==> flow/design.v <==
`timescale 1ns / 1ps
module apb_master #(parameter DATA_WIDTH = 32, parameter ADDR_WIDTH = 32) (
		output 					PSEL,
		output 					PENABLE,
		output  [ADDR_WIDTH-1:0] PADDR,
		output  [DATA_WIDTH-1:0]	PWRDATA,
		output  					PWRITE,
		output  [DATA_WIDTH-1:0]	PRDATA_o,
		input  [DATA_WIDTH-1:0]	PRDATA,
		input  [DATA_WIDTH-1:0] data_i,
		input  [ADDR_WIDTH-1:0]	addr_i,
		input 					PCLK,
		input 					PRESETn,
		input 					PREADY,
		input 					evnt_trig_i,
		input 					pwrite_i
);
parameter IDLE = 2'd0;
parameter SETUP = 2'd1;
parameter ACCESS = 2'd2;
reg [1:0]	state, next_state;
always@(posedge PCLK) begin
	if(!PRESETn)
		state <= IDLE ;
	else
		state <= next_state ;
end
always@(*) begin
	case(state)
		IDLE : begin
			if (evnt_trig_i)
				next_state <= SETUP ;
			else 
				next_state <= IDLE;
		end
		SETUP : next_state <= ACCESS;
		ACCESS : begin
			if(PREADY)
				next_state <= IDLE ;
			else 
				next_state <= ACCESS ;
		end
		default : next_state <= IDLE ;
	endcase
end
assign PSEL = PRESETn ? (state != IDLE) : 1'b0;
assign PENABLE = (state == ACCESS) ;
assign PWRITE = pwrite_i;
assign PWRDATA = data_i;
assign PADDR = addr_i;
assign PRDATA_o = PRDATA;
endmodule
`timescale 1ns / 1ps
module APB_slave #( parameter DATA_WIDTH = 32, parameter ADDR_WIDTH = 32)(
    output  reg [DATA_WIDTH-1:0] PRDATA,
    output                       PREADY_o,
    input                    PREADY,
    input   [DATA_WIDTH-1:0] PWRDATA, 
    input   [ADDR_WIDTH-1:0] PADDR,
    input                    PCLK,
    input                    PRESETn,
    input                    PWRITE,
    input                    PENABLE,
    input                    PSEL
    );
    parameter  IDLE   = 2'd0, SETUP = 2'd1, ACCESS =2'd2;
    reg [DATA_WIDTH-1:0]    APB_MEM [ADDR_WIDTH-1:0];
    reg [1:0] prsnt_state , next_state ;
    always@(posedge PCLK , negedge PRESETn) begin   
        if(!PRESETn)
            prsnt_state <= IDLE ;
        else 
            prsnt_state <= next_state ;
    end
   always@(* ) begin
        next_state <= prsnt_state;
        case (prsnt_state)
            IDLE : begin
                if(PSEL )
                    next_state <= SETUP;        
                else 
                    next_state <= IDLE;
            end
            SETUP : begin
                if(PENABLE)
                    next_state <= ACCESS;
                else 
                    next_state <= IDLE;
            end
            ACCESS : begin
                if(PREADY) begin
                    if(!PSEL) 
                        next_state <= IDLE ;
                    else
                        next_state <= SETUP ;
                end
                else 
                    next_state <= ACCESS;
            end
            default : next_state <= IDLE;
        endcase
   end
   always@(*) begin
         if(!PRESETn)
            PRDATA = 32'd0;
         else begin
            if((next_state == ACCESS) && !PWRITE && (PADDR < ADDR_WIDTH))
                PRDATA = APB_MEM[PADDR];
            else 
                PRDATA = 32'd0;    
         end
   end
   always@(posedge PCLK) begin
         if((next_state == ACCESS) && PWRITE && (PADDR < ADDR_WIDTH))
            APB_MEM[PADDR] <= PWRDATA ;
   end
   assign PREADY_o = PREADY ;
endmodule
`timescale 1ns / 1ps
module apb_top #(parameter DATA_WIDTH = 32 , parameter ADDR_WIDTH = 32) (
		output [DATA_WIDTH-1:0]	PRDATA_o,
		input 					PCLK_i,
		input 					PRESETn_i,
		input [DATA_WIDTH-1:0]	PWRDATA_i,
		input [ADDR_WIDTH-1:0]	PADDR_i,
		input 					PWRITE_i,
		input 					PREADY_i,
		input 					EVENT_i
);
	wire [DATA_WIDTH-1:0]	p_rd_intr, pwrdata_intr, paddr_intr;
	wire 					p_ready_intr, psel_intr, pena_intr, pwrite_intr;				
	apb_master  #(.DATA_WIDTH(DATA_WIDTH), .ADDR_WIDTH(ADDR_WIDTH))  master_inst(
		.PCLK(PCLK_i),
		.PRESETn(PRESETn_i),
		.evnt_trig_i(EVENT_i),
		.data_i(PWRDATA_i),
		.addr_i(PADDR_i),
		.pwrite_i(PWRITE_i),
		.PRDATA(p_rd_intr),
		.PREADY(p_ready_intr),
		.PSEL(psel_intr),
		.PENABLE(pena_intr),
		.PADDR(paddr_intr),
		.PWRDATA(pwrdata_intr),
		.PWRITE(pwrite_intr),
		.PRDATA_o(PRDATA_o)
	);
	APB_slave #(.DATA_WIDTH(DATA_WIDTH), .ADDR_WIDTH(ADDR_WIDTH)) slave_inst(
		.PREADY(PREADY_i),
		.PWRDATA(pwrdata_intr), 
		.PADDR(paddr_intr),
		.PCLK(PCLK_i),
		.PRESETn(PRESETn_i),
		.PWRITE(pwrite_intr),
		.PENABLE(pena_intr),
		.PSEL(psel_intr),
		.PRDATA(p_rd_intr),
		.PREADY_o(p_ready_intr)
	);
endmodule
Lab notebook: apb_top

==> From RTL to reports: apb_top <==
Module apb_top before and after one edit of its RTL, step after step.
"before" refers to lines of the RTL above, "after" to lines of the edited file.
"delta" is "after" less "before", of the values as shown; "rel_change_pct" is that difference over "before", in percent.
{ "design": {"design": "apb_top", "clk_port": "PCLK_i", "lib": "sky130hd", "lib_corner": "tt_025C_1v80"} }

==> Diff <==
The edit as a unified diff against the file above.
The edit is scripted: it alters the design's behaviour and was not made to optimise anything.
begin of diff
@@ -122,5 +122,5 @@
 		input 					PCLK_i,
 		input 					PRESETn_i,
-		input [DATA_WIDTH-1:0]	PWRDATA_i,
+		input [DATA_WIDTH-1:0]	PWRDATA_i_pad,
 		input [ADDR_WIDTH-1:0]	PADDR_i,
 		input 					PWRITE_i,
@@ -128,4 +128,6 @@
 		input 					EVENT_i
 );
+	reg [DATA_WIDTH-1:0] PWRDATA_i;
+	always @(posedge PCLK_i) PWRDATA_i <= PWRDATA_i_pad;
 	wire [DATA_WIDTH-1:0]	p_rd_intr, pwrdata_intr, paddr_intr;
 	wire 					p_ready_intr, psel_intr, pena_intr, pwrite_intr;				
end of diff

==> After elaboration <==
Counts by Yosys on the flattened word-level netlist (proc, flatten, opt, wreduce; memories kept). Register bits leave out memories and registers merged into their read ports (data or address); mux counts leave out enables and synchronous resets folded into registers. Print and check cells are left out. Cells with the same type and inputs are merged into one.
Memory sizes are those after Yosys's memory passes, which may raise the word count (mostly to a power of two), join words into wider ones and drop unused or constant bits.
{ "op_classes": {"columns": ["element", "before", "after", "delta", "rel_change_pct"], "rows": [
  ["compare", 1, 1, 0, 0.00],
  ["equal", 5, 5, 0, 0.00],
  ["n_mux", 13, 13, 0, 0.00],
  ["reduce_and_logical", 8, 8, 0, 0.00]
]} }
Unchanged operator kinds not shown: 12.
{ "bits": {"columns": ["element", "before", "after", "delta", "rel_change_pct"], "rows": [
  ["regBits", 4, 36, 32, 800.00],
  ["ramBits", 1024, 1024, 0, 0.00],
  ["n_memories", 1, 1, 0, 0.00],
  ["input_bits", 69, 69, 0, 0.00],
  ["out_inout_bits", 32, 32, 0, 0.00],
  ["wordCells", 30, 31, 1, 3.33]
]} }
{ "mem_list": {"columns": ["element", "before", "after"], "rows": [
  ["mem_shapes", "slave_inst.APB_MEM 32x32 r1 w1", "slave_inst.APB_MEM 32x32 r1 w1"]
]} }

==> Longest topological paths <==
Yosys ltp: most cells in a row. Word level: on the elaborated netlist, between registers, memories and ports. Mapped: between sequential cells and ports; inverters and the memories' decode and read muxes count.
{ "depth": {"columns": ["element", "before", "after", "delta", "rel_change_pct"], "rows": [
  ["word_depth", 10, 10, 0, 0.00],
  ["ABC_AREA", "0", "0", null, null],
  ["mapped_depth", 9, 9, 0, 0.00],
  ["mapped_depth_nobuf", 5, 5, 0, 0.00]
]} }

==> Mapped cells and area <==
The flow's flattened synthesis, as Yosys stat reports it; memories are mapped. The netlist is that of the ABC_AREA named above (0 if unset); the other value can give another one.
{ "types": {"columns": ["cell", "before", "after", "delta", "rel_change_pct"], "rows": [
  ["sky130_fd_sc_hd__mux2i_1", 374, 326, -48, -12.83],
  ["sky130_fd_sc_hd__buf_2", 67, 30, -37, -55.22],
  ["sky130_fd_sc_hd__mux2_2", 4, 41, 37, 925.00],
  ["sky130_fd_sc_hd__dfxtp_1", 2, 34, 32, 1600.00],
  ["sky130_fd_sc_hd__nor4b_2", 30, 0, -30, -100.00],
  ["sky130_fd_sc_hd__nor4_2", 0, 30, 30, null],
  ["sky130_fd_sc_hd__a22o_1", 56, 27, -29, -51.79],
  ["sky130_fd_sc_hd__clkbuf_1", 43, 70, 27, 62.79],
  ["sky130_fd_sc_hd__o22ai_1", 8, 28, 20, 250.00],
  ["sky130_fd_sc_hd__a22oi_1", 75, 88, 13, 17.33],
  ["sky130_fd_sc_hd__o21ai_0", 29, 18, -11, -37.93],
  ["sky130_fd_sc_hd__o211ai_1", 0, 11, 11, null],
  ["sky130_fd_sc_hd__buf_1", 7, 17, 10, 142.86],
  ["sky130_fd_sc_hd__a221oi_1", 56, 47, -9, -16.07],
  ["sky130_fd_sc_hd__mux4_2", 67, 72, 5, 7.46],
  ["sky130_fd_sc_hd__nor2_1", 37, 34, -3, -8.11],
  ["sky130_fd_sc_hd__nand3_1", 31, 34, 3, 9.68],
  ["sky130_fd_sc_hd__and3_1", 4, 1, -3, -75.00]
]} }
Unchanged cell types not shown: 15.
Not every row of either side is listed.
{ "mapped": {"columns": ["element", "before", "after", "delta", "rel_change_pct"], "rows": [
  ["mapped_cells", 2010, 2027, 17, 0.85],
  ["area_um2", 39842.0, 40267.4, 425.4, 1.07],
  ["seq_area_um2", 30865.9, 31506.5, 640.6, 2.08],
  ["ffs", 1029, 1061, 32, 3.11],
  ["n_buf", 121, 120, -1, -0.83]
]} }
The figures by module come from a second, unflattened synthesis with its own total; it is not the netlist above.
{ "hier_totals": {"columns": ["element", "before", "after", "delta", "rel_change_pct"], "rows": [
  ["cells_unflattened", 1974, 2006, 32, 1.62],
  ["hier_area_um2", 40154.8, 40795.4, 640.6, 1.60]
]} }
Each row is one instance without its submodules.
{ "modules_before": {"columns": ["module", "instances", "cells", "mod_area_um2", "mod_seq_area_um2"], "rows": [
  ["APB_slave", 1, 1868, 39340.2, 30825.8],
  ["apb_master", 1, 106, 814.5, 40.0],
  ["apb_top", 1, 0, 0.0, 0.0]
]} }
{ "modules_after": {"columns": ["module", "instances", "cells", "mod_area_um2", "mod_seq_area_um2"], "rows": [
  ["APB_slave", 1, 1868, 39340.2, 30825.8],
  ["apb_master", 1, 106, 814.5, 40.0],
  ["apb_top", 1, 32, 640.6, 640.6]
]} }

==> Timing after synthesis <==
Source: OpenSTA report_checks on the synthesized netlist (no wires, ideal clock, input and output delay 20% of the period each), path of least setup slack; recovery checks are left aside. Register names are those of the netlist, which keeps one name where synthesis merged equal registers.
{ "synth_path": {"columns": ["element", "before", "after", "delta", "rel_change_pct"], "rows": [
  ["path_type", "input-to-reg", "input-to-reg", null, null],
  ["start", "in PADDR_i[17]", "in PADDR_i[1]", null, null],
  ["end", "mem slave_inst.APB_MEM[15][0]", "mem slave_inst.APB_MEM[11][0]", null, null],
  ["period_ns", 6.0, 6.0, 0.0, 0.00],
  ["input_delay_ns", 1.200, 1.200, 0.000, 0.00],
  ["setup_ns", 0.502, 0.502, 0.000, null],
  ["launch_ns", 1.200, 1.200, 0.000, 0.00],
  ["arrival_time_ns", 5.499, 5.675, 0.176, 3.20],
  ["required_ns", 5.498, 5.498, 0.000, 0.00],
  ["path_slack_ns", -0.001, -0.178, -0.177, null],
  ["path_delay_ns", 4.801, 4.977, 0.176, 3.67],
  ["path_stages", 6, 7, 1, 16.67],
  ["n_path_buf", 2, 5, 3, 150.00],
  ["synth_period_reached_ns", 6.001, 6.178, 0.177, 2.95]
]} }
"path_delay_ns" is the arrival time less input delay plus setup time.
"path_stages": output pins that drive a net of the path, with the launching flip-flop's if there is one; two outputs of one cell count as two.
"synth_period_reached_ns" = period - worst setup slack (recovery checks aside). The figure is calculated, with input and output delays left at 20% of the set period.
Between the ends stands the longest chain of elaborated cells between them, by number of cells; it is not shown to be the way that was timed. Of several equally long chains one is given.
Each line given opens the expression or statement behind the cell; cells for indexed reads and writes are added by Yosys, which also makes memories of some case tables.
before: Only ways into the end's enable, where the timed path ends, are counted here.
{ "synth_via_before": {"path_cell_list": "sky130_fd_sc_hd__nor4_1 -> sky130_fd_sc_hd__nand2_1 -> sky130_fd_sc_hd__or4_1 -> sky130_fd_sc_hd__buf_2 -> sky130_fd_sc_hd__clkbuf_1 -> sky130_fd_sc_hd__nor4_1", "elab_chain_len": 3, "cells_between": 4, "cone_classes": "1 x compare; 2 x mux; 1 x reduce/logical"} }
{ "synth_lines_before": {"columns": ["element", "line_no", "rtl"], "rows": [
  ["start: declaration", 125, "input [ADDR_WIDTH-1:0] PADDR_i,"],
  ["32-bit by 6-bit less-than comparator with 1-bit output", 114, "if((next_state == ACCESS) && PWRITE && (PADDR < ADDR_WIDTH))"],
  ["1-bit logical AND", 114, null],
  ["5-bit two-way mux", 114, null],
  ["end: declaration", 67, "reg [DATA_WIDTH-1:0]    APB_MEM [ADDR_WIDTH-1:0];"]
]} }
after: Only ways into the end's enable, where the timed path ends, are counted here.
{ "synth_via_after": {"path_cell_list": "sky130_fd_sc_hd__clkbuf_1 -> sky130_fd_sc_hd__buf_2 -> sky130_fd_sc_hd__buf_2 -> sky130_fd_sc_hd__buf_2 -> sky130_fd_sc_hd__clkbuf_1 -> sky130_fd_sc_hd__nand3_1 -> sky130_fd_sc_hd__nor4_1", "elab_chain_len": 3, "cells_between": 4, "cone_classes": "1 x compare; 2 x mux; 1 x reduce/logical"} }
{ "synth_lines_after": {"columns": ["element", "line_no", "rtl"], "rows": [
  ["start: declaration", 125, "input [ADDR_WIDTH-1:0] PADDR_i,"],
  ["32-bit by 6-bit less-than comparator with 1-bit output", 114, "if((next_state == ACCESS) && PWRITE && (PADDR < ADDR_WIDTH))"],
  ["1-bit logical AND", 114, null],
  ["5-bit two-way mux", 114, null],
  ["end: declaration", 67, "reg [DATA_WIDTH-1:0]    APB_MEM [ADDR_WIDTH-1:0];"]
]} }

==> Timing after layout <==
From the final timing report of the runs of pair A: the path of least setup slack in the routed layout; clock arrival at registers is part of the times.
{ "layout_path": {"columns": ["element", "before", "after", "delta", "rel_change_pct"], "rows": [
  ["path_type", "input-to-output", "input-to-output", null, null],
  ["start", "in PRESETn_i", "in PREADY_i", null, null],
  ["end", "out PRDATA_o[16]", "out PRDATA_o[2]", null, null],
  ["period_ns", 6.0, 6.0, 0.0, 0.00],
  ["input_delay_ns", 1.20, 1.20, 0.00, 0.00],
  ["output_delay_ns", 1.20, 1.20, 0.00, 0.00],
  ["launch_ns", 1.20, 1.20, 0.00, 0.00],
  ["arrival_time_ns", 4.38, 4.60, 0.22, 5.02],
  ["required_ns", 4.80, 4.80, 0.00, 0.00],
  ["path_slack_ns", 0.42, 0.20, -0.22, null],
  ["path_stages", 8, 8, 0, 0.00],
  ["n_path_buf", 3, 3, 0, 0.00]
]} }
Between the ends stands the longest chain of elaborated cells between them, by number of cells; it is not shown to be the way that was timed. Of several equally long chains one is given.
{ "layout_via_before": {"path_cell_list": "sky130_fd_sc_hd__clkdlybuf4s50_1 -> sky130_fd_sc_hd__o21ai_1 -> sky130_fd_sc_hd__nor2_1 -> sky130_fd_sc_hd__or4_2 -> sky130_fd_sc_hd__nor4_4 -> sky130_fd_sc_hd__buf_12 -> sky130_fd_sc_hd__nor4b_2 -> sky130_fd_sc_hd__clkdlybuf4s50_1", "elab_chain_len": 9, "cells_between": 9, "cone_classes": "1 x eq/ne; 6 x mux; 2 x reduce/logical"} }
{ "layout_lines_before": {"columns": ["element", "line_no", "rtl"], "rows": [
  ["start: declaration", 123, "input PRESETn_i,"],
  ["1-bit two-way mux", 46, "assign PSEL = PRESETn ? (state != IDLE) : 1'b0;"],
  ["1-bit two-way mux", 92, "if(!PSEL)"],
  ["2-bit two-way mux", 91, "if(PREADY) begin"],
  ["2-bit parallel mux with 3-bit select", 77, "case (prsnt_state)"],
  ["2-bit equality test", 107, "if((next_state == ACCESS) && !PWRITE && (PADDR < ADDR_WIDTH))"],
  ["1-bit logical AND x2", 107, null],
  ["32-bit two-way mux", 107, null],
  ["32-bit two-way mux", 104, "if(!PRESETn)"],
  ["end: declaration", 121, "output [DATA_WIDTH-1:0] PRDATA_o,"]
]} }
Some nets on the timed path still bear RTL names; the line given drives or declares the net.
{ "layout_nets_before": {"columns": ["net", "line_no"], "rows": [
  ["slave_inst.next_state[0]", 77]
]} }
{ "layout_via_after": {"path_cell_list": "sky130_fd_sc_hd__clkdlybuf4s50_1 -> sky130_fd_sc_hd__a21oi_2 -> sky130_fd_sc_hd__nor2_1 -> sky130_fd_sc_hd__or4_2 -> sky130_fd_sc_hd__or4_2 -> sky130_fd_sc_hd__buf_4 -> sky130_fd_sc_hd__nor4_2 -> sky130_fd_sc_hd__clkdlybuf4s50_1", "elab_chain_len": 7, "cells_between": 7, "cone_classes": "1 x eq/ne; 4 x mux; 2 x reduce/logical"} }
{ "layout_lines_after": {"columns": ["element", "line_no", "rtl"], "rows": [
  ["start: declaration", 127, "input PREADY_i,"],
  ["2-bit two-way mux", 91, "if(PREADY) begin"],
  ["2-bit parallel mux with 3-bit select", 77, "case (prsnt_state)"],
  ["2-bit equality test", 107, "if((next_state == ACCESS) && !PWRITE && (PADDR < ADDR_WIDTH))"],
  ["1-bit logical AND x2", 107, null],
  ["32-bit two-way mux", 107, null],
  ["32-bit two-way mux", 104, "if(!PRESETn)"],
  ["end: declaration", 121, "output [DATA_WIDTH-1:0] PRDATA_o,"]
]} }
{ "layout_nets_after": {"columns": ["net", "line_no"], "rows": [
  ["slave_inst.next_state[0]", 77]
]} }

==> Layout results <==
Both versions went through the flow (Yosys, OpenROAD) with the same settings in each pair. Constraints: input delay and output delay 20% of the set period each, output load 0.01 pF.
{ "flow_settings_pair_A": {"CORE_UTILIZATION": 40, "period_ns": 6.0, "CAP_MARGIN": 20, "CORE_MARGIN": 2, "SLEW_MARGIN": 20} }
{ "results_pair_A": {"columns": ["element", "before", "after", "delta", "rel_change_pct"], "rows": [
  ["synthArea_um2", 39842.0, 40267.4, 425.4, 1.07],
  ["design.die.area_um2", 102144.0, 103221.0, 1077.0, 1.05],
  ["final_cell_area_um2", 46439.5, 47337.9, 898.4, 1.93],
  ["utilization_pct", 47.1, 47.3, 0.2, null],
  ["ws_setup_ns", 0.421, 0.201, -0.220, null],
  ["fin_tns_ns", 0.000, 0.000, 0.000, null],
  ["timing.hold.ws_ns", 0.533, 0.528, -0.005, null],
  ["power_mw", 14.658, 15.241, 0.583, 3.98],
  ["period_reached_ns", 5.579, 5.799, 0.220, 3.94]
]} }
{ "flow_settings_pair_B": {"CORE_ASPECT_RATIO": 1.43, "CORE_MARGIN": 10, "CORE_UTILIZATION": 52, "MIN_ROUTING_LAYER": "met1", "PLACE_DENSITY_LB_ADDON": 0.27, "SLEW_MARGIN": 30, "period_ns": 4.83, "CAP_MARGIN": 20} }
{ "results_pair_B": {"columns": ["element", "before", "after", "delta", "rel_change_pct"], "rows": [
  ["synthArea_um2", 39842.0, 40267.4, 425.4, 1.07],
  ["design.die.area_um2", 88269.0, 89146.7, 877.7, 0.99],
  ["final_cell_area_um2", 46628.5, 47277.8, 649.3, 1.39],
  ["utilization_pct", 61.4, 61.3, -0.1, null],
  ["ws_setup_ns", 0.064, 0.103, 0.039, null],
  ["fin_tns_ns", 0.000, 0.000, 0.000, null],
  ["timing.hold.ws_ns", 0.536, 0.526, -0.010, null],
  ["power_mw", 17.969, 18.446, 0.477, 2.65],
  ["period_reached_ns", 4.766, 4.727, -0.039, -0.82]
]} }
By "period_reached_ns" is meant the clock period of the run minus its worst setup slack. This is arithmetic on one report: input and output delays are still those of the set period (20% each).
"power_mw": no workload was simulated; the value follows from the tool's default switching activity.
